==> flow/design.v <==
`timescale 1ns/1ns
module Controller(input clk, rst, start, compare, flag, output InitYin, InitW1, InitW2, InitB, InitFlag, InitAlpha, LdX1, LdX2, LdT, Select2, LdYin, LdFlag, LdAlphaT, LdW1, LdW2, LdB,ReadEn,Ready, output [1:0] Select1, Sel1, Sel2);
	reg initYin, initW1, initW2, initB, initFlag, initAlpha, ldX1, ldX2, ldT, select2, ldYin, ldFlag, ldAlphaT, ldW1, ldW2, ldB;
	reg [1:0] select1, sel1, sel2;
	reg [3:0] ns, ps;
	reg ldCnt, cntDown;
	reg readEn, ready;
	wire co;
	reg [7:0] Cout;
	always@(ps, start, co, compare, flag)begin
		ns = 4'b0;
		case(ps)
			4'b0000: begin
				ns = (start)? 4'b0001 : 4'b0000;
			  end
			4'b0001: begin
				ns = 4'b0010;
				end
			4'b0010: begin
				ns = 4'b0011;
				end
			4'b0011: begin
				ns = 4'b0100;
				end
			4'b0100: begin
				ns = 4'b0101;
				end
			4'b0101: begin
				ns = compare ? 4'b0110 : 4'b1010;
				end
			4'b0110: begin
				ns = 4'b0111;
				end
			4'b0111: begin
				ns = 4'b1000;
				end
			4'b1000: begin
				ns = 4'b1001;
				end
			4'b1001: begin
				ns = 4'b1010;
				end
			4'b1010: begin
				ns = (co == 0) ? 4'b0010 : 
				     (flag == 1) ? 4'b1011 : 
				     (flag == 0) ? 4'b0000 : 4'b1010;
				end
			4'b1011: begin
			  ns = 4'b0010;
			  end
			default: ns = 4'b0000;
		endcase
	end
	always@(ps)begin
		{initYin, initW1, initW2, initB, initFlag, ldCnt, initAlpha, ldX1, ldX2, ldT, cntDown, select2, ldYin, ldFlag, ldAlphaT, ldW1, ldW2, ldB} = 18'b0;
		readEn = 1'b0;
		ready = 1'b0;
		select1 = 2'b0;
		sel1 = 2'b0;
		sel2 = 2'b0;
		case(ps)
			4'b0000: begin
				ready = 1;
			  end
			4'b0001: begin
				initW1 = 1;
				initW2 = 1;
				initB = 1;
				initYin = 1;
				ldCnt = 1;
				initAlpha = 1;
				end
			4'b0010: begin
				ldX1 = 1;
				ldX2 = 1;
				ldT = 1;
				cntDown = 1;
				readEn = 1;
				end
			4'b0011: begin
				sel1 = 2'b00;
				sel2 = 2'b01;
				select1 = 2'b01;
				select2 = 1;
				ldYin = 1;
				end
			4'b0100: begin
				sel1 = 2'b01;
				sel2 = 2'b10;
				select1 = 2'b00;
				select2 = 1;
				ldYin = 1;
				end
			4'b0101: begin
				end
			4'b0110: begin
				sel1 = 2'b10;
				sel2 = 2'b0;
				ldAlphaT = 1;
				ldFlag = 1;
				end
			4'b0111: begin
				sel1 = 2'b11;
				sel2 = 2'b01;
				select2 = 1;
				select1 = 2'b10;
				ldW1 = 1;
				end
			4'b1000: begin
				sel1 = 2'b11;
				sel2 = 2'b10;
				select2 = 1;
				select1 = 2'b11;
				ldW2 = 1;
				end
			4'b1001: begin
				select2 = 0;
				select1 = 2'b01;
				ldB = 1;
				end
			4'b1010: begin
				end
			4'b1011: begin
			  ldCnt = 1;
			  initFlag = 1;
			  end
		endcase
	end
	always@(posedge clk,posedge rst)begin
		if(rst) ps <= 4'b0000;
		else ps <= ns;
	end
	always@(posedge clk, posedge rst)begin
	  if(rst)
	    Cout = 8'b11001000;
	  else begin
	    if(ldCnt) Cout <= 8'b11001000;
	    else if(cntDown) Cout <= Cout - 1;
	  end
  end
  assign co = ~|{Cout};
  assign InitYin = initYin;
  assign InitW1 = initW1;
  assign InitW2 = initW2;
  assign InitB = initB;
  assign InitFlag = initFlag;
  assign LdCnt = ldCnt;
  assign InitAlpha = initAlpha;
  assign LdX1 = ldX1;
  assign LdX2 = ldX2;
  assign LdT = ldT;
  assign CntDown = cntDown;
  assign Select1 = select1;
  assign Select2 = select2;
  assign LdYin = ldYin;
  assign LdFlag = ldFlag;
  assign LdAlphaT = ldAlphaT;
  assign LdW1 = ldW1;
  assign LdW2 = ldW2;
  assign LdB = ldB;
  assign Sel1 = sel1;
  assign Sel2 = sel2;
  assign ReadEn = readEn;
  assign Ready = ready;
endmodule
`timescale 1ns/1ns
module FlagReg(input clk,rst,loadData,initVal, output out);
  reg outData;
  assign out = outData;
  always@(posedge clk, posedge rst)begin
    if(rst) outData <= 1'b0;
    else
    begin
      if(initVal) outData <= 1'b0;
      else
    begin
    if (loadData) outData <= 1'b1;
    else outData <= outData;
    end
  end
  end
endmodule
`timescale 1ns/1ns
module Reg2bit(input clk,rst,loadData,initVal, input [1:0] inData, output[1:0] out);
  reg [1:0] outData;
  assign out = outData;
  always@(posedge clk, posedge rst)begin
    if(rst) outData <= 2'b0;
    else
    begin
      if(initVal) outData <= 2'b0;
      else
    begin
    if (loadData) outData <= inData;
    else outData <= outData;
    end
  end
  end
endmodule
`timescale 1ns/1ns
module Reg3bit(input clk,rst,loadData,initVal, input [2:0] inData, output[2:0] out);
  reg [2:0] outData;
  assign out = outData;
  always@(posedge clk, posedge rst)begin
    if(rst) outData <= 3'b0;
    else
    begin
      if(initVal) outData <= 3'b0;
      else
    begin
    if (loadData) outData <= inData;
    else outData <= outData;
    end
  end
  end
endmodule
`timescale 1ns/1ns
module Reg7bit(input clk,rst,loadData,initVal, input [6:0] inData, output[6:0] out);
  reg [6:0] outData;
  assign out = outData;
  always@(posedge clk, posedge rst)begin
    if(rst) outData <= 7'b0;
    else
    begin
      if(initVal) outData <= 7'b0;
      else
    begin
    if (loadData) outData <= inData;
    else outData <= outData;
    end
  end
  end
endmodule
`timescale 1ns/1ns
module Reg14bit(input clk,rst,loadData,initVal, input [13:0] inData, output[13:0] out);
  reg [13:0] outData;
  assign out = outData;
  always@(posedge clk, posedge rst)begin
    if(rst) outData <= 14'b0;
    else
    begin
      if(initVal) outData <= 14'b0;
      else
    begin
    if (loadData) outData <= inData;
    else outData <= outData;
    end
  end
  end
endmodule
`timescale 1ns/1ns
module Mux2to1(input select, input [13:0]in1,in2, output [13:0]MuxOut);
  assign MuxOut = ~select ? in1 : in2;
endmodule
`timescale 1ns/1ns
module Mux4to1(input [1:0]select, input [13:0]in1,in2,in3,in4, output [13:0]MuxOut);
  assign MuxOut = select==2'b00 ? in1 :
          select==2'b01 ? in2 :
          select==2'b10 ? in3 :
          select==2'b11 ? in4 : 14'bz;
endmodule
`timescale 1ns/1ns
module adder( input [13:0] op1, op2, output [13:0] result );
  assign result = op1 + op2;
endmodule
`timescale 1ns/1ns
module multiplier( input [13:0] op1, op2, output [13:0] result );
  wire [27:0] w;
  wire signed [13:0] operand1,operand2;
  assign operand1 = op1;
  assign operand2 = op2;
  assign w = operand1 * operand2;
  assign result = w[21:8];
endmodule
`timescale 1ns/1ns
module DataPath(input clk,rst, input [6:0] x1Data,x2Data, input [1:0] tData, input InitYin, InitW1, InitW2, InitB, InitFlag, InitAlpha, LdX1, LdX2, LdT, Select2, LdYin, LdFlag, LdAlphaT, LdW1, LdW2, LdB, input [1:0]  Select1, Sel1, Sel2, output compare, flag, output[1:0] signYin, output[13:0] w1,w2,b,Yin);
  wire [6:0] x1,x2;
  wire [1:0] t;
  wire [2:0] alpha,alphaT;
  wire [13:0] AddOut,MultOut,MultOp1,MultOp2,AddOp1,AddOp2;
  wire [13:0] castedT,castedAlphaT,castedAlpha,castedX1,castedX2;
  assign castedT = t[1] ? {4'b1111, t, 8'b0}: {4'b0, t, 8'b0};
  assign castedAlphaT = alphaT[2] ? {5'b11111, alphaT, 6'b0}: {5'b0, alphaT, 6'b0};
  assign castedAlpha = alpha[2] ? {5'b11111, alpha, 6'b0}: {5'b0, alpha, 6'b0};
  assign castedX1 = x1[6] ? {3'b111, x1, 4'b0}: {3'b0, x1, 4'b0};
  assign castedX2 = x2[6] ? {3'b111, x2, 4'b0}: {3'b0, x2, 4'b0};
  FlagReg FLAG(clk,rst,LdFlag,InitFlag, flag);
  Reg2bit T(clk,rst,LdT,1'b0,tData,t);
  Reg3bit ALPHA(clk,rst,InitAlpha,1'b0,3'b011, alpha);
  Reg3bit ALPHAT(clk,rst,LdAlphaT,1'b0,MultOut[8:6], alphaT);
  Reg7bit X1(clk,rst,LdX1,1'b0,x1Data, x1);
  Reg7bit X2(clk,rst,LdX2,1'b0,x2Data, x2);
  Reg14bit W1(clk,rst,LdW1,InitW1,AddOut, w1);
  Reg14bit W2(clk,rst,LdW2,InitW2,AddOut, w2);
  Reg14bit B (clk,rst,LdB,InitB,AddOut, b);
  Reg14bit YIN (clk,rst,LdYin,InitYin,AddOut, Yin);
  Mux4to1 MULTOP1(Sel1,w1,w2,castedT,castedAlphaT, MultOp1);
  Mux4to1 MULTOP2(Sel2,castedAlpha,castedX1,castedX2,14'b0, MultOp2);
  Mux4to1 ADDOP1(Select1,Yin,b,w1,w2, AddOp1);
  Mux2to1 ADDOP2(Select2,castedAlphaT,MultOut, AddOp2);
  multiplier MULTIPLIER(MultOp1,MultOp2, MultOut);
  adder ADDER(AddOp1,AddOp2, AddOut);
  assign compare = (Yin == 14'b0) ? 1 : (Yin[13] ^ t[1]);
  assign signYin = Yin[13] ? 2'b11 : 2'b01;  
endmodule
`timescale 1ns/1ns
module LearningMachine(input clk,rst, start, input [6:0] x1Data,x2Data, input [1:0] tData, output[1:0] signYin, output[13:0] w1,w2,b,Yin,output ReadEn, Ready);
  wire [1:0]Select1, Sel1, Sel2;
  wire  flag, InitYin, InitW1, InitW2, InitB, InitFlag, InitAlpha, LdX1, LdX2, LdT, Select2, LdYin, LdFlag, LdAlphaT, LdW1, LdW2, LdB;
  Controller controller(clk, rst, start, compare, flag, InitYin, InitW1, InitW2, InitB, InitFlag, InitAlpha, LdX1, LdX2, LdT, Select2, LdYin, LdFlag, LdAlphaT, LdW1, LdW2, LdB, ReadEn, Ready, Select1, Sel1, Sel2);
  DataPath datapath(clk,rst, x1Data,x2Data, tData, InitYin, InitW1, InitW2, InitB, InitFlag, InitAlpha, LdX1, LdX2, LdT, Select2, LdYin, LdFlag, LdAlphaT, LdW1, LdW2, LdB, Select1, Sel1, Sel2, compare, flag, signYin, w1,w2,b,Yin);
endmodule
Reports on LearningMachine
Module LearningMachine before and after one edit of its RTL, step after step.
Lines under "before" count in the file above, lines under "after" in the edited file.
"delta": "after" minus "before" as printed here. "change_rel_pct": 100 x difference / "before".
Operators: Yosys type, input widths -> output width; for muxes data width and select width s.
{"block": "setup", "design": "LearningMachine", "clk_port": "clk", "cell_library": "sky130hd", "corner": "tt_025C_1v80"}

The edit
Unified diff, file above to edited file.
The edit is scripted: it alters the design's behaviour and was not made to optimise anything.
begin of diff
@@ -305,5 +305,9 @@
 endmodule
 `timescale 1ns/1ns
-module LearningMachine(input clk,rst, start, input [6:0] x1Data,x2Data, input [1:0] tData, output[1:0] signYin, output[13:0] w1,w2,b,Yin,output ReadEn, Ready);
+module LearningMachine(input clk,rst, start, input [6:0] x1Data,x2Data, input [1:0] tData, output[1:0] signYin, output[13:0] w1,w2,b,Yin_pad,output ReadEn, Ready);
+  wire [13:0] Yin;
+  reg [13:0] Yin_p1;
+  always @(posedge clk) Yin_p1 <= Yin;
+  assign Yin_pad = Yin_p1;
   wire [1:0]Select1, Sel1, Sel2;
   wire  flag, InitYin, InitW1, InitW2, InitB, InitFlag, InitAlpha, LdX1, LdX2, LdT, Select2, LdYin, LdFlag, LdAlphaT, LdW1, LdW2, LdB;
end of diff

Word-level counts
Yosys after proc, flatten, opt, wreduce and memory -nomap, before mapping. Memory bits, and registers merged into a memory's read port (data or address), are not among the register bits. Print and check cells are not counted. Equal cells are merged and count once.
Yosys's memory passes give these memory sizes; they may raise the number of words (mostly to a power of two), join words into wider ones and drop unused or constant bits.
{"block": "bits", "element": "clocked_rd_ports_x_width", "before": 0, "after": 0, "delta": 0}
{"block": "bits", "element": "in_bits", "before": 19, "after": 19, "delta": 0, "change_rel_pct": 0.00}
{"block": "bits", "element": "n_memories", "before": 1, "after": 1, "delta": 0, "change_rel_pct": 0.00}
{"block": "bits", "element": "rom_bits", "before": 416, "after": 416, "delta": 0, "change_rel_pct": 0.00}
{"block": "bits", "element": "latch_bits", "before": 0, "after": 0, "delta": 0}
{"block": "bits", "element": "ff_bits", "before": 89, "after": 103, "delta": 14, "change_rel_pct": 15.73}
{"block": "bits", "element": "mem_bits_rw", "before": 0, "after": 0, "delta": 0}
{"block": "memory_table", "element": "mem_shapes", "before": "16 x 26 bit 1R0W", "after": "16 x 26 bit 1R0W"}
{"block": "op_classes", "element": "logic", "before": 1, "after": 1, "delta": 0, "change_rel_pct": 0.00}
{"block": "op_classes", "element": "multipliers", "before": 1, "after": 1, "delta": 0, "change_rel_pct": 0.00}
{"block": "op_classes", "element": "n_reduce_logical", "before": 13, "after": 13, "delta": 0, "change_rel_pct": 0.00}
{"block": "op_classes", "element": "muxes", "before": 36, "after": 36, "delta": 0, "change_rel_pct": 0.00}
{"block": "op_classes", "element": "n_div", "before": 0, "after": 0, "delta": 0}
{"block": "op_classes", "element": "cmp", "before": 0, "after": 0, "delta": 0}
{"block": "op_classes", "element": "n_eq", "before": 20, "after": 20, "delta": 0, "change_rel_pct": 0.00}
{"block": "op_classes", "element": "shifts", "before": 0, "after": 0, "delta": 0}
{"block": "op_classes", "element": "add_sub_neg", "before": 2, "after": 2, "delta": 0, "change_rel_pct": 0.00}
{"block": "op_table", "op": "$mux 14", "before": 25, "after": 25, "delta": 0, "change_rel_pct": 0.00}
{"block": "op_table", "op": "$eq 2x2->1 const B", "before": 6, "after": 6, "delta": 0, "change_rel_pct": 0.00}
{"block": "op_table", "op": "$reduce_bool 2->1", "before": 6, "after": 6, "delta": 0, "change_rel_pct": 0.00}
{"block": "op_table", "op": "$eq 4x3->1 const B", "before": 4, "after": 4, "delta": 0, "change_rel_pct": 0.00}
{"block": "op_table", "op": "$eq 4x4->1 const B", "before": 4, "after": 4, "delta": 0, "change_rel_pct": 0.00}
{"block": "op_table", "op": "$mux 1", "before": 4, "after": 4, "delta": 0, "change_rel_pct": 0.00}
{"block": "op_table", "op": "$eq 2x1->1 const B", "before": 3, "after": 3, "delta": 0, "change_rel_pct": 0.00}
{"block": "op_table", "op": "$logic_not 2->1", "before": 3, "after": 3, "delta": 0, "change_rel_pct": 0.00}
{"block": "op_table", "op": "$mux 4", "before": 3, "after": 3, "delta": 0, "change_rel_pct": 0.00}
{"block": "op_table", "op": "$eq 4x2->1 const B", "before": 2, "after": 2, "delta": 0, "change_rel_pct": 0.00}
{"block": "op_table", "op": "$mux 8", "before": 2, "after": 2, "delta": 0, "change_rel_pct": 0.00}
{"block": "op_table", "op": "$add 14x14->14", "before": 1, "after": 1, "delta": 0, "change_rel_pct": 0.00}
{"block": "op_table", "op": "$eq 4x1->1 const B", "before": 1, "after": 1, "delta": 0, "change_rel_pct": 0.00}
{"block": "op_table", "op": "$logic_not 14->1", "before": 1, "after": 1, "delta": 0, "change_rel_pct": 0.00}
{"block": "op_table", "op": "$logic_not 4->1", "before": 1, "after": 1, "delta": 0, "change_rel_pct": 0.00}
{"block": "op_table", "op": "$mul 14x14->22", "before": 1, "after": 1, "delta": 0, "change_rel_pct": 0.00}
{"block": "op_table", "op": "$mux 2", "before": 1, "after": 1, "delta": 0, "change_rel_pct": 0.00}
{"block": "op_table", "op": "$pmux 4 s11", "before": 1, "after": 1, "delta": 0, "change_rel_pct": 0.00}
{"block": "op_table", "op": "$reduce_or 2->1", "before": 1, "after": 1, "delta": 0, "change_rel_pct": 0.00}
{"block": "op_table", "op": "$reduce_or 8->1", "before": 1, "after": 1, "delta": 0, "change_rel_pct": 0.00}
{"block": "op_table", "op": "$sub 8x1->8 const B", "before": 1, "after": 1, "delta": 0, "change_rel_pct": 0.00}
{"block": "op_table", "op": "$xor 1x1->1", "before": 1, "after": 1, "delta": 0, "change_rel_pct": 0.00}

Logic depth
Longest topological path by Yosys (ltp), each cell counted once; first at word level (registers and memories cut), then after technology mapping (sequential cells cut; the memories' decode and read muxes count).
{"block": "depth", "element": "depth_word", "before": 10, "after": 10, "delta": 0, "change_rel_pct": 0.00}
{"block": "depth", "element": "ABC_AREA", "before": "0", "after": "0"}
{"block": "depth", "element": "depth_mapped", "before": 38, "after": 37, "delta": -1, "change_rel_pct": -2.63}
{"block": "depth", "element": "mapped_depth_nobuf", "before": 35, "after": 35, "delta": 0, "change_rel_pct": 0.00}

After synthesis
The flow's flattened synthesis, as Yosys stat reports it; memories are mapped. The netlist is that of the ABC_AREA named above (0 if unset); the other value can give another one.
{"block": "synth_totals", "element": "ff_cells", "before": 89, "after": 103, "delta": 14, "change_rel_pct": 15.73}
{"block": "synth_totals", "element": "synth_area_um2", "before": 8951.1, "after": 9273.9, "delta": 322.8, "change_rel_pct": 3.61}
{"block": "synth_totals", "element": "buf_cells", "before": 38, "after": 36, "delta": -2, "change_rel_pct": -5.26}
{"block": "synth_totals", "element": "mapped_cells", "before": 976, "after": 971, "delta": -5, "change_rel_pct": -0.51}
{"block": "types", "type": "sky130_fd_sc_hd__nand2_1", "before": 195, "after": 138, "delta": -57, "change_rel_pct": -29.23}
{"block": "types", "type": "sky130_fd_sc_hd__nor2_1", "before": 66, "after": 82, "delta": 16, "change_rel_pct": 24.24}
{"block": "types", "type": "sky130_fd_sc_hd__mux2_2", "before": 5, "after": 19, "delta": 14, "change_rel_pct": 280.00}
{"block": "types", "type": "sky130_fd_sc_hd__dfxtp_1", "before": 0, "after": 14, "delta": 14}
{"block": "types", "type": "sky130_fd_sc_hd__o21ai_0", "before": 57, "after": 63, "delta": 6, "change_rel_pct": 10.53}
{"block": "types", "type": "sky130_fd_sc_hd__a21o_1", "before": 14, "after": 8, "delta": -6, "change_rel_pct": -42.86}
{"block": "types", "type": "sky130_fd_sc_hd__nor3_1", "before": 11, "after": 17, "delta": 6, "change_rel_pct": 54.55}
{"block": "types", "type": "sky130_fd_sc_hd__a211oi_1", "before": 5, "after": 11, "delta": 6, "change_rel_pct": 120.00}
{"block": "types", "type": "sky130_fd_sc_hd__o31ai_1", "before": 0, "after": 6, "delta": 6}
{"block": "types", "type": "sky130_fd_sc_hd__a21oi_1", "before": 42, "after": 37, "delta": -5, "change_rel_pct": -11.90}
{"block": "types", "type": "sky130_fd_sc_hd__clkbuf_1", "before": 28, "after": 23, "delta": -5, "change_rel_pct": -17.86}
{"block": "types", "type": "sky130_fd_sc_hd__inv_1", "before": 96, "after": 100, "delta": 4, "change_rel_pct": 4.17}
{"block": "types", "type": "sky130_fd_sc_hd__xor2_1", "before": 14, "after": 10, "delta": -4, "change_rel_pct": -28.57}
{"block": "types", "type": "sky130_fd_sc_hd__o211ai_1", "before": 1, "after": 5, "delta": 4, "change_rel_pct": 400.00}
{"block": "types", "type": "sky130_fd_sc_hd__clkbuf_8", "before": 0, "after": 4, "delta": 4}
{"block": "types", "type": "sky130_fd_sc_hd__a22o_1", "before": 13, "after": 10, "delta": -3, "change_rel_pct": -23.08}
{"block": "types", "type": "sky130_fd_sc_hd__o21a_1", "before": 6, "after": 3, "delta": -3, "change_rel_pct": -50.00}
{"block": "types", "type": "sky130_fd_sc_hd__a31oi_1", "before": 4, "after": 1, "delta": -3, "change_rel_pct": -75.00}
The list need not be complete.
By module: a second synthesis without flattening, with its own total; a netlist apart from the flattened one above.
{"block": "unflattened", "element": "hier_cells", "before": 1247, "after": 1255, "delta": 8, "change_rel_pct": 0.64}
{"block": "unflattened", "element": "area_unflattened_um2", "before": 12326.8, "after": 12618.4, "delta": 291.6, "change_rel_pct": 2.37}
Each row is one instance without its submodules.
{"block": "modules_before", "mod": "multiplier", "cells": 692, "mod_seq_area_um2": 0.0, "n_inst": 1, "mod_area_um2": 6052.1}
{"block": "modules_before", "mod": "Reg14bit", "cells": 46, "mod_seq_area_um2": 350.3, "n_inst": 4, "mod_area_um2": 581.8}
{"block": "modules_before", "mod": "Mux4to1", "cells": 17, "mod_seq_area_um2": 0.0, "n_inst": 3, "mod_area_um2": 366.6}
{"block": "modules_before", "mod": "Controller", "cells": 109, "mod_seq_area_um2": 304.0, "n_inst": 1, "mod_area_um2": 927.1}
{"block": "modules_before", "mod": "adder", "cells": 110, "mod_seq_area_um2": 0.0, "n_inst": 1, "mod_area_um2": 749.5}
{"block": "modules_before", "mod": "Reg7bit", "cells": 23, "mod_seq_area_um2": 175.2, "n_inst": 2, "mod_area_um2": 286.5}
{"block": "modules_before", "mod": "Reg3bit", "cells": 10, "mod_seq_area_um2": 75.1, "n_inst": 2, "mod_area_um2": 120.1}
{"block": "modules_before", "mod": "Mux2to1", "cells": 15, "mod_seq_area_um2": 0.0, "n_inst": 1, "mod_area_um2": 168.9}
{"block": "modules_before", "mod": "Reg2bit", "cells": 7, "mod_seq_area_um2": 50.0, "n_inst": 1, "mod_area_um2": 81.3}
{"block": "modules_before", "mod": "DataPath", "cells": 10, "mod_seq_area_um2": 0.0, "n_inst": 1, "mod_area_um2": 68.8}
{"block": "modules_before", "mod": "FlagReg", "cells": 3, "mod_seq_area_um2": 25.0, "n_inst": 1, "mod_area_um2": 38.8}
{"block": "modules_before", "mod": "LearningMachine", "cells": 0, "mod_seq_area_um2": 0.0, "n_inst": 1, "mod_area_um2": 0.0}
{"block": "modules_after", "mod": "multiplier", "cells": 686, "mod_seq_area_um2": 0.0, "n_inst": 1, "mod_area_um2": 6063.3}
{"block": "modules_after", "mod": "Reg14bit", "cells": 46, "mod_seq_area_um2": 350.3, "n_inst": 4, "mod_area_um2": 581.8}
{"block": "modules_after", "mod": "Mux4to1", "cells": 17, "mod_seq_area_um2": 0.0, "n_inst": 3, "mod_area_um2": 366.6}
{"block": "modules_after", "mod": "Controller", "cells": 109, "mod_seq_area_um2": 304.0, "n_inst": 1, "mod_area_um2": 927.1}
{"block": "modules_after", "mod": "adder", "cells": 110, "mod_seq_area_um2": 0.0, "n_inst": 1, "mod_area_um2": 749.5}
{"block": "modules_after", "mod": "Reg7bit", "cells": 23, "mod_seq_area_um2": 175.2, "n_inst": 2, "mod_area_um2": 286.5}
{"block": "modules_after", "mod": "LearningMachine", "cells": 14, "mod_seq_area_um2": 280.3, "n_inst": 1, "mod_area_um2": 280.3}
{"block": "modules_after", "mod": "Reg3bit", "cells": 10, "mod_seq_area_um2": 75.1, "n_inst": 2, "mod_area_um2": 120.1}
{"block": "modules_after", "mod": "Mux2to1", "cells": 15, "mod_seq_area_um2": 0.0, "n_inst": 1, "mod_area_um2": 168.9}
{"block": "modules_after", "mod": "Reg2bit", "cells": 7, "mod_seq_area_um2": 50.0, "n_inst": 1, "mod_area_um2": 81.3}
{"block": "modules_after", "mod": "DataPath", "cells": 10, "mod_seq_area_um2": 0.0, "n_inst": 1, "mod_area_um2": 68.8}
{"block": "modules_after", "mod": "FlagReg", "cells": 3, "mod_seq_area_um2": 25.0, "n_inst": 1, "mod_area_um2": 38.8}

Worst setup path after synthesis
OpenSTA on the mapped netlist: ideal clock, no wires. The path of least setup slack (recovery checks aside). Input and output delay are each 20% of the period. Register names are those of the netlist, which keeps one name where synthesis merged equal registers.
{"block": "synth_path", "element": "path_kind", "before": "flip-flop to flip-flop", "after": "flip-flop to flip-flop"}
{"block": "synth_path", "element": "start", "before": "register controller.ps[1]", "after": "register controller.ps[1]"}
{"block": "synth_path", "element": "end", "before": "register datapath.YIN.outData[13]", "after": "register datapath.W1.outData[13]"}
{"block": "synth_path", "element": "path_stages", "before": 34, "after": 37, "delta": 3, "change_rel_pct": 8.82}
{"block": "synth_path", "element": "tclk_ps", "before": 12000, "after": 12000, "delta": 0, "change_rel_pct": 0.00}
{"block": "synth_path", "element": "setup_time_ps", "before": 68, "after": 136, "delta": 68}
{"block": "synth_path", "element": "setup_slack_ps", "before": 3936, "after": 4070, "delta": 134}
{"block": "synth_path", "element": "required_time_ps", "before": 11932, "after": 11864, "delta": -68, "change_rel_pct": -0.57}
{"block": "synth_path", "element": "delay_ps", "before": 8064, "after": 7930, "delta": -134, "change_rel_pct": -1.66}
{"block": "synth_path", "element": "t_arrival_ps", "before": 7996, "after": 7794, "delta": -202, "change_rel_pct": -2.53}
{"block": "synth_path", "element": "synth_period_reached_ps", "before": 8064, "after": 7930, "delta": -134, "change_rel_pct": -1.66}
"delay_ps" is the arrival time less input delay plus setup time.
"path_stages": output pins that drive a net of the path, with the launching flip-flop's if there is one; two outputs of one cell count as two.
"synth_period_reached_ps" is the clock period less the worst setup slack; recovery checks do not enter. This is arithmetic on one report: input and output delays are still those of the set period (20% each).
Between the ends stands the longest chain of elaborated cells between them, by number of cells; it is not shown to be the way that was timed. Of several equally long chains one is given.
Each line given opens the expression or statement behind the cell; cells for indexed reads and writes are added by Yosys, which also makes memories of some case tables.
A memory read counts as a cell of the chain, while the word-level depth stops at memories.
A register here has more assigning lines than the two given.
{"block": "synth_via_before", "path_cell_list": "sky130_fd_sc_hd__dfrtp_1 > sky130_fd_sc_hd__inv_1 > sky130_fd_sc_hd__ha_1 > sky130_fd_sc_hd__and2b_1 > sky130_fd_sc_hd__o21a_1 > sky130_fd_sc_hd__buf_2 > sky130_fd_sc_hd__buf_1 > sky130_fd_sc_hd__a22o_1 > sky130_fd_sc_hd__nand2_1 > sky130_fd_sc_hd__fa_1 > sky130_fd_sc_hd__inv_1 > sky130_fd_sc_hd__fa_1 > sky130_fd_sc_hd__inv_1 > sky130_fd_sc_hd__fa_1 > sky130_fd_sc_hd__inv_1 > sky130_fd_sc_hd__fa_1 > sky130_fd_sc_hd__fa_1 > sky130_fd_sc_hd__ha_1 > sky130_fd_sc_hd__ha_1 > sky130_fd_sc_hd__o21a_1 > sky130_fd_sc_hd__o31a_1 > sky130_fd_sc_hd__o21a_1 > sky130_fd_sc_hd__nor2_1 > sky130_fd_sc_hd__xnor2_1 > sky130_fd_sc_hd__mux2_2 > sky130_fd_sc_hd__ha_1 > sky130_fd_sc_hd__a21o_1 > sky130_fd_sc_hd__a221o_1 > sky130_fd_sc_hd__nand4_1 > sky130_fd_sc_hd__nand4b_1 > sky130_fd_sc_hd__a21oi_1 > sky130_fd_sc_hd__xor2_1 > sky130_fd_sc_hd__xor2_1 > sky130_fd_sc_hd__a32o_1", "elab_chain_len": 11}
{"block": "synth_lines_before", "element": "from (decl)", "line_no": 5, "text": "reg [3:0] ns, ps;"}
{"block": "synth_lines_before", "element": "from (assign)", "line_no": 130, "text": "if(rst) ps <= 4'b0000;"}
{"block": "synth_lines_before", "element": "from (assign)", "line_no": 131, "text": "else ps <= ns;"}
{"block": "synth_lines_before", "element": "$mem_v2 16x26", "line_no": 61, "text": "case(ps)"}
{"block": "synth_lines_before", "element": "$eq 2x2->1", "line_no": 260, "text": "select==2'b11 ? in4 : 14'bz;"}
{"block": "synth_lines_before", "element": "$mux 14", "line_no": 260}
{"block": "synth_lines_before", "element": "$mux 14", "line_no": 259, "text": "select==2'b10 ? in3 :"}
{"block": "synth_lines_before", "element": "$mux 14", "line_no": 258, "text": "select==2'b01 ? in2 :"}
{"block": "synth_lines_before", "element": "$mux 14", "line_no": 257, "text": "assign MuxOut = select==2'b00 ? in1 :"}
{"block": "synth_lines_before", "element": "$mul 14x14->22", "line_no": 272, "text": "assign w = operand1 * operand2;"}
{"block": "synth_lines_before", "element": "$mux 14", "line_no": 253, "text": "assign MuxOut = ~select ? in1 : in2;"}
{"block": "synth_lines_before", "element": "$add 14x14->14", "line_no": 264, "text": "assign result = op1 + op2;"}
{"block": "synth_lines_before", "element": "$mux 14", "line_no": 245, "text": "if (loadData) outData <= inData;"}
{"block": "synth_lines_before", "element": "$mux 14", "line_no": 242, "text": "if(initVal) outData <= 14'b0;"}
{"block": "synth_lines_before", "element": "to (assign)", "line_no": 245}
{"block": "synth_lines_before", "element": "to (assign)", "line_no": 246, "text": "else outData <= outData;"}
{"block": "synth_lines_before", "element": "to (decl)", "line_no": 236, "text": "reg [13:0] outData;"}
{"block": "synth_via_after", "path_cell_list": "sky130_fd_sc_hd__dfrtp_1 > sky130_fd_sc_hd__inv_1 > sky130_fd_sc_hd__ha_1 > sky130_fd_sc_hd__clkbuf_1 > sky130_fd_sc_hd__nand2b_1 > sky130_fd_sc_hd__a21oi_1 > sky130_fd_sc_hd__clkbuf_1 > sky130_fd_sc_hd__a22o_1 > sky130_fd_sc_hd__nand2_1 > sky130_fd_sc_hd__fa_1 > sky130_fd_sc_hd__inv_1 > sky130_fd_sc_hd__ha_1 > sky130_fd_sc_hd__ha_1 > sky130_fd_sc_hd__inv_1 > sky130_fd_sc_hd__fa_1 > sky130_fd_sc_hd__inv_1 > sky130_fd_sc_hd__fa_1 > sky130_fd_sc_hd__ha_1 > sky130_fd_sc_hd__fa_1 > sky130_fd_sc_hd__a21o_1 > sky130_fd_sc_hd__a21oi_1 > sky130_fd_sc_hd__o21bai_1 > sky130_fd_sc_hd__a21oi_1 > sky130_fd_sc_hd__o21bai_1 > sky130_fd_sc_hd__a21oi_1 > sky130_fd_sc_hd__o21ai_0 > sky130_fd_sc_hd__nor2_1 > sky130_fd_sc_hd__xor2_1 > sky130_fd_sc_hd__o21ai_0 > sky130_fd_sc_hd__ha_1 > sky130_fd_sc_hd__nor2_1 > sky130_fd_sc_hd__nor2_1 > sky130_fd_sc_hd__a31o_2 > sky130_fd_sc_hd__a21oi_1 > sky130_fd_sc_hd__xnor2_1 > sky130_fd_sc_hd__xnor2_2 > sky130_fd_sc_hd__a21oi_1", "elab_chain_len": 11}
{"block": "synth_lines_after", "element": "from (decl)", "line_no": 5, "text": "reg [3:0] ns, ps;"}
{"block": "synth_lines_after", "element": "from (assign)", "line_no": 130, "text": "if(rst) ps <= 4'b0000;"}
{"block": "synth_lines_after", "element": "from (assign)", "line_no": 131, "text": "else ps <= ns;"}
{"block": "synth_lines_after", "element": "$mem_v2 16x26", "line_no": 61, "text": "case(ps)"}
{"block": "synth_lines_after", "element": "$eq 2x2->1", "line_no": 260, "text": "select==2'b11 ? in4 : 14'bz;"}
{"block": "synth_lines_after", "element": "$mux 14", "line_no": 260}
{"block": "synth_lines_after", "element": "$mux 14", "line_no": 259, "text": "select==2'b10 ? in3 :"}
{"block": "synth_lines_after", "element": "$mux 14", "line_no": 258, "text": "select==2'b01 ? in2 :"}
{"block": "synth_lines_after", "element": "$mux 14", "line_no": 257, "text": "assign MuxOut = select==2'b00 ? in1 :"}
{"block": "synth_lines_after", "element": "$mul 14x14->22", "line_no": 272, "text": "assign w = operand1 * operand2;"}
{"block": "synth_lines_after", "element": "$mux 14", "line_no": 253, "text": "assign MuxOut = ~select ? in1 : in2;"}
{"block": "synth_lines_after", "element": "$add 14x14->14", "line_no": 264, "text": "assign result = op1 + op2;"}
{"block": "synth_lines_after", "element": "$mux 14", "line_no": 245, "text": "if (loadData) outData <= inData;"}
{"block": "synth_lines_after", "element": "$mux 14", "line_no": 242, "text": "if(initVal) outData <= 14'b0;"}
{"block": "synth_lines_after", "element": "to (assign)", "line_no": 245}
{"block": "synth_lines_after", "element": "to (assign)", "line_no": 246, "text": "else outData <= outData;"}
{"block": "synth_lines_after", "element": "to (decl)", "line_no": 236, "text": "reg [13:0] outData;"}

Timing after layout
From the final timing report of the runs of set A: the path of least setup slack in the routed layout; clock arrival at registers is part of the times.
The path's times are printed in steps of 10 ps; the period is the one set.
{"block": "layout_path", "element": "path_kind", "before": "flip-flop to flip-flop", "after": "flip-flop to flip-flop"}
{"block": "layout_path", "element": "start", "before": "register controller.ps[1]", "after": "register controller.ps[1]"}
{"block": "layout_path", "element": "end", "before": "register datapath.YIN.outData[13]", "after": "register datapath.B.outData[13]"}
{"block": "layout_path", "element": "t_arrival_ps", "before": 9130, "after": 8820, "delta": -310, "change_rel_pct": -3.40}
{"block": "layout_path", "element": "required_time_ps", "before": 9620, "after": 9590, "delta": -30, "change_rel_pct": -0.31}
{"block": "layout_path", "element": "tclk_ps", "before": 9330, "after": 9330, "delta": 0, "change_rel_pct": 0.00}
{"block": "layout_path", "element": "setup_slack_ps", "before": 500, "after": 770, "delta": 270}
{"block": "layout_path", "element": "setup_time_ps", "before": 60, "after": 100, "delta": 40}
{"block": "layout_path", "element": "path_stages", "before": 35, "after": 34, "delta": -1, "change_rel_pct": -2.86}
Between the ends stands the longest chain of elaborated cells between them, by number of cells; it is not shown to be the way that was timed. Of several equally long chains one is given.
A memory read counts as a cell of the chain, while the word-level depth stops at memories.
A register here has more assigning lines than the two given.
{"block": "layout_via_before", "path_cell_list": "sky130_fd_sc_hd__dfrtp_1 > sky130_fd_sc_hd__inv_1 > sky130_fd_sc_hd__ha_1 > sky130_fd_sc_hd__and3b_2 > sky130_fd_sc_hd__nand2_1 > sky130_fd_sc_hd__o21a_1 > sky130_fd_sc_hd__inv_1 > sky130_fd_sc_hd__nand2_1 > sky130_fd_sc_hd__fa_1 > sky130_fd_sc_hd__inv_1 > sky130_fd_sc_hd__ha_1 > sky130_fd_sc_hd__inv_1 > sky130_fd_sc_hd__fa_1 > sky130_fd_sc_hd__inv_1 > sky130_fd_sc_hd__fa_1 > sky130_fd_sc_hd__fa_1 > sky130_fd_sc_hd__ha_1 > sky130_fd_sc_hd__ha_1 > sky130_fd_sc_hd__inv_1 > sky130_fd_sc_hd__o21bai_1 > sky130_fd_sc_hd__a21oi_1 > sky130_fd_sc_hd__o21bai_1 > sky130_fd_sc_hd__a21oi_1 > sky130_fd_sc_hd__xnor2_1 > sky130_fd_sc_hd__o21ai_0 > sky130_fd_sc_hd__nand2_1 > sky130_fd_sc_hd__ha_1 > sky130_fd_sc_hd__and3_1 > sky130_fd_sc_hd__a221o_1 > sky130_fd_sc_hd__nand4_1 > sky130_fd_sc_hd__nand4b_1 > sky130_fd_sc_hd__a21oi_1 > sky130_fd_sc_hd__xor2_1 > sky130_fd_sc_hd__xor2_1 > sky130_fd_sc_hd__a32o_1", "elab_chain_len": 11}
{"block": "layout_lines_before", "element": "from (decl)", "line_no": 5, "text": "reg [3:0] ns, ps;"}
{"block": "layout_lines_before", "element": "from (assign)", "line_no": 130, "text": "if(rst) ps <= 4'b0000;"}
{"block": "layout_lines_before", "element": "from (assign)", "line_no": 131, "text": "else ps <= ns;"}
{"block": "layout_lines_before", "element": "$mem_v2 16x26", "line_no": 61, "text": "case(ps)"}
{"block": "layout_lines_before", "element": "$eq 2x2->1", "line_no": 260, "text": "select==2'b11 ? in4 : 14'bz;"}
{"block": "layout_lines_before", "element": "$mux 14", "line_no": 260}
{"block": "layout_lines_before", "element": "$mux 14", "line_no": 259, "text": "select==2'b10 ? in3 :"}
{"block": "layout_lines_before", "element": "$mux 14", "line_no": 258, "text": "select==2'b01 ? in2 :"}
{"block": "layout_lines_before", "element": "$mux 14", "line_no": 257, "text": "assign MuxOut = select==2'b00 ? in1 :"}
{"block": "layout_lines_before", "element": "$mul 14x14->22", "line_no": 272, "text": "assign w = operand1 * operand2;"}
{"block": "layout_lines_before", "element": "$mux 14", "line_no": 253, "text": "assign MuxOut = ~select ? in1 : in2;"}
{"block": "layout_lines_before", "element": "$add 14x14->14", "line_no": 264, "text": "assign result = op1 + op2;"}
{"block": "layout_lines_before", "element": "$mux 14", "line_no": 245, "text": "if (loadData) outData <= inData;"}
{"block": "layout_lines_before", "element": "$mux 14", "line_no": 242, "text": "if(initVal) outData <= 14'b0;"}
{"block": "layout_lines_before", "element": "to (assign)", "line_no": 245}
{"block": "layout_lines_before", "element": "to (assign)", "line_no": 246, "text": "else outData <= outData;"}
{"block": "layout_lines_before", "element": "to (decl)", "line_no": 236, "text": "reg [13:0] outData;"}
{"block": "layout_via_after", "path_cell_list": "sky130_fd_sc_hd__dfrtp_1 > sky130_fd_sc_hd__inv_1 > sky130_fd_sc_hd__ha_1 > sky130_fd_sc_hd__a211oi_1 > sky130_fd_sc_hd__a22o_1 > sky130_fd_sc_hd__nand2_1 > sky130_fd_sc_hd__fa_1 > sky130_fd_sc_hd__inv_1 > sky130_fd_sc_hd__ha_1 > sky130_fd_sc_hd__ha_1 > sky130_fd_sc_hd__inv_1 > sky130_fd_sc_hd__fa_1 > sky130_fd_sc_hd__inv_1 > sky130_fd_sc_hd__fa_1 > sky130_fd_sc_hd__ha_1 > sky130_fd_sc_hd__fa_1 > sky130_fd_sc_hd__a21o_1 > sky130_fd_sc_hd__a21oi_1 > sky130_fd_sc_hd__o21bai_1 > sky130_fd_sc_hd__a21oi_1 > sky130_fd_sc_hd__o21bai_1 > sky130_fd_sc_hd__a21oi_1 > sky130_fd_sc_hd__o21ai_0 > sky130_fd_sc_hd__nor2_1 > sky130_fd_sc_hd__xor2_1 > sky130_fd_sc_hd__o21ai_0 > sky130_fd_sc_hd__ha_1 > sky130_fd_sc_hd__nor3_1 > sky130_fd_sc_hd__o21ai_0 > sky130_fd_sc_hd__a31o_2 > sky130_fd_sc_hd__a21oi_1 > sky130_fd_sc_hd__xnor2_1 > sky130_fd_sc_hd__xnor2_2 > sky130_fd_sc_hd__o31ai_1", "elab_chain_len": 11}
{"block": "layout_lines_after", "element": "from (decl)", "line_no": 5, "text": "reg [3:0] ns, ps;"}
{"block": "layout_lines_after", "element": "from (assign)", "line_no": 130, "text": "if(rst) ps <= 4'b0000;"}
{"block": "layout_lines_after", "element": "from (assign)", "line_no": 131, "text": "else ps <= ns;"}
{"block": "layout_lines_after", "element": "$mem_v2 16x26", "line_no": 61, "text": "case(ps)"}
{"block": "layout_lines_after", "element": "$eq 2x2->1", "line_no": 260, "text": "select==2'b11 ? in4 : 14'bz;"}
{"block": "layout_lines_after", "element": "$mux 14", "line_no": 260}
{"block": "layout_lines_after", "element": "$mux 14", "line_no": 259, "text": "select==2'b10 ? in3 :"}
{"block": "layout_lines_after", "element": "$mux 14", "line_no": 258, "text": "select==2'b01 ? in2 :"}
{"block": "layout_lines_after", "element": "$mux 14", "line_no": 257, "text": "assign MuxOut = select==2'b00 ? in1 :"}
{"block": "layout_lines_after", "element": "$mul 14x14->22", "line_no": 272, "text": "assign w = operand1 * operand2;"}
{"block": "layout_lines_after", "element": "$mux 14", "line_no": 253, "text": "assign MuxOut = ~select ? in1 : in2;"}
{"block": "layout_lines_after", "element": "$add 14x14->14", "line_no": 264, "text": "assign result = op1 + op2;"}
{"block": "layout_lines_after", "element": "$mux 14", "line_no": 245, "text": "if (loadData) outData <= inData;"}
{"block": "layout_lines_after", "element": "$mux 14", "line_no": 242, "text": "if(initVal) outData <= 14'b0;"}
{"block": "layout_lines_after", "element": "to (assign)", "line_no": 245}
{"block": "layout_lines_after", "element": "to (assign)", "line_no": 246, "text": "else outData <= outData;"}
{"block": "layout_lines_after", "element": "to (decl)", "line_no": 236, "text": "reg [13:0] outData;"}

Layout results
Runs of the flow (Yosys, OpenROAD) on both versions; the two runs of a pair have the same settings. The constraints put input and output delay at 20% of the set period each and load the outputs with 0.01 pF.
{"block": "settings_set_A", "CORE_UTILIZATION": 40, "period_ns": 9.33, "CAP_MARGIN": 20, "CORE_MARGIN": 2, "SLEW_MARGIN": 20}
{"block": "results_set_A", "element": "worst_hold_slack_ps", "before": 478, "after": 425, "delta": -53}
{"block": "results_set_A", "element": "layout_utilization_frac", "before": 0.472, "after": 0.469, "delta": -0.003}
{"block": "results_set_A", "element": "post_synth_area_um2", "before": 8951.1, "after": 9273.9, "delta": 322.8, "change_rel_pct": 3.61}
{"block": "results_set_A", "element": "period_less_ws_ps", "before": 8833, "after": 8561, "delta": -272, "change_rel_pct": -3.08}
{"block": "results_set_A", "element": "power_mw", "before": 4.060, "after": 4.163, "delta": 0.103, "change_rel_pct": 2.54}
{"block": "results_set_A", "element": "die_um2", "before": 23589.9, "after": 24418.8, "delta": 828.9, "change_rel_pct": 3.51}
{"block": "results_set_A", "element": "worstSetupSlack_ps", "before": 497, "after": 769, "delta": 272}
{"block": "results_set_A", "element": "cell_area_final_um2", "before": 10324.9, "after": 10655.2, "delta": 330.3, "change_rel_pct": 3.20}
{"block": "settings_set_B", "CELL_PAD_IN_SITES_GLOBAL_PLACEMENT": 0, "CORE_ASPECT_RATIO": 0.66, "CORE_MARGIN": 9, "CORE_UTILIZATION": 67, "CTS_CLUSTER_DIAMETER": 251, "GPL_TIMING_DRIVEN": 0, "HOLD_SLACK_MARGIN": -0.09, "MAX_ROUTING_LAYER": "met5", "PLACE_DENSITY_LB_ADDON": 0.24, "period_ns": 13.0, "CAP_MARGIN": 20, "SLEW_MARGIN": 20}
{"block": "results_set_B", "element": "worst_hold_slack_ps", "before": 478, "after": 431, "delta": -47}
{"block": "results_set_B", "element": "layout_utilization_frac", "before": 0.808, "after": 0.793, "delta": -0.015}
{"block": "results_set_B", "element": "post_synth_area_um2", "before": 8951.1, "after": 9273.9, "delta": 322.8, "change_rel_pct": 3.61}
{"block": "results_set_B", "element": "period_less_ws_ps", "before": 9899, "after": 10019, "delta": 120, "change_rel_pct": 1.21}
{"block": "results_set_B", "element": "power_mw", "before": 2.998, "after": 2.998, "delta": 0.000, "change_rel_pct": 0.00}
{"block": "results_set_B", "element": "die_um2", "before": 17934.8, "after": 18492.5, "delta": 557.7, "change_rel_pct": 3.11}
{"block": "results_set_B", "element": "worstSetupSlack_ps", "before": 3101, "after": 2981, "delta": -120}
{"block": "results_set_B", "element": "cell_area_final_um2", "before": 10277.4, "after": 10593.9, "delta": 316.5, "change_rel_pct": 3.08}
"period_less_ws_ps": clock period set for the run, less the worst setup slack. It is reckoned from that one timing run; input and output delays stay at 20% of the period that was set.
By "power_mw" is meant OpenSTA's value without simulated activity: inputs other than the clock are taken to toggle once in ten clock periods, and the tool carries that through the logic.
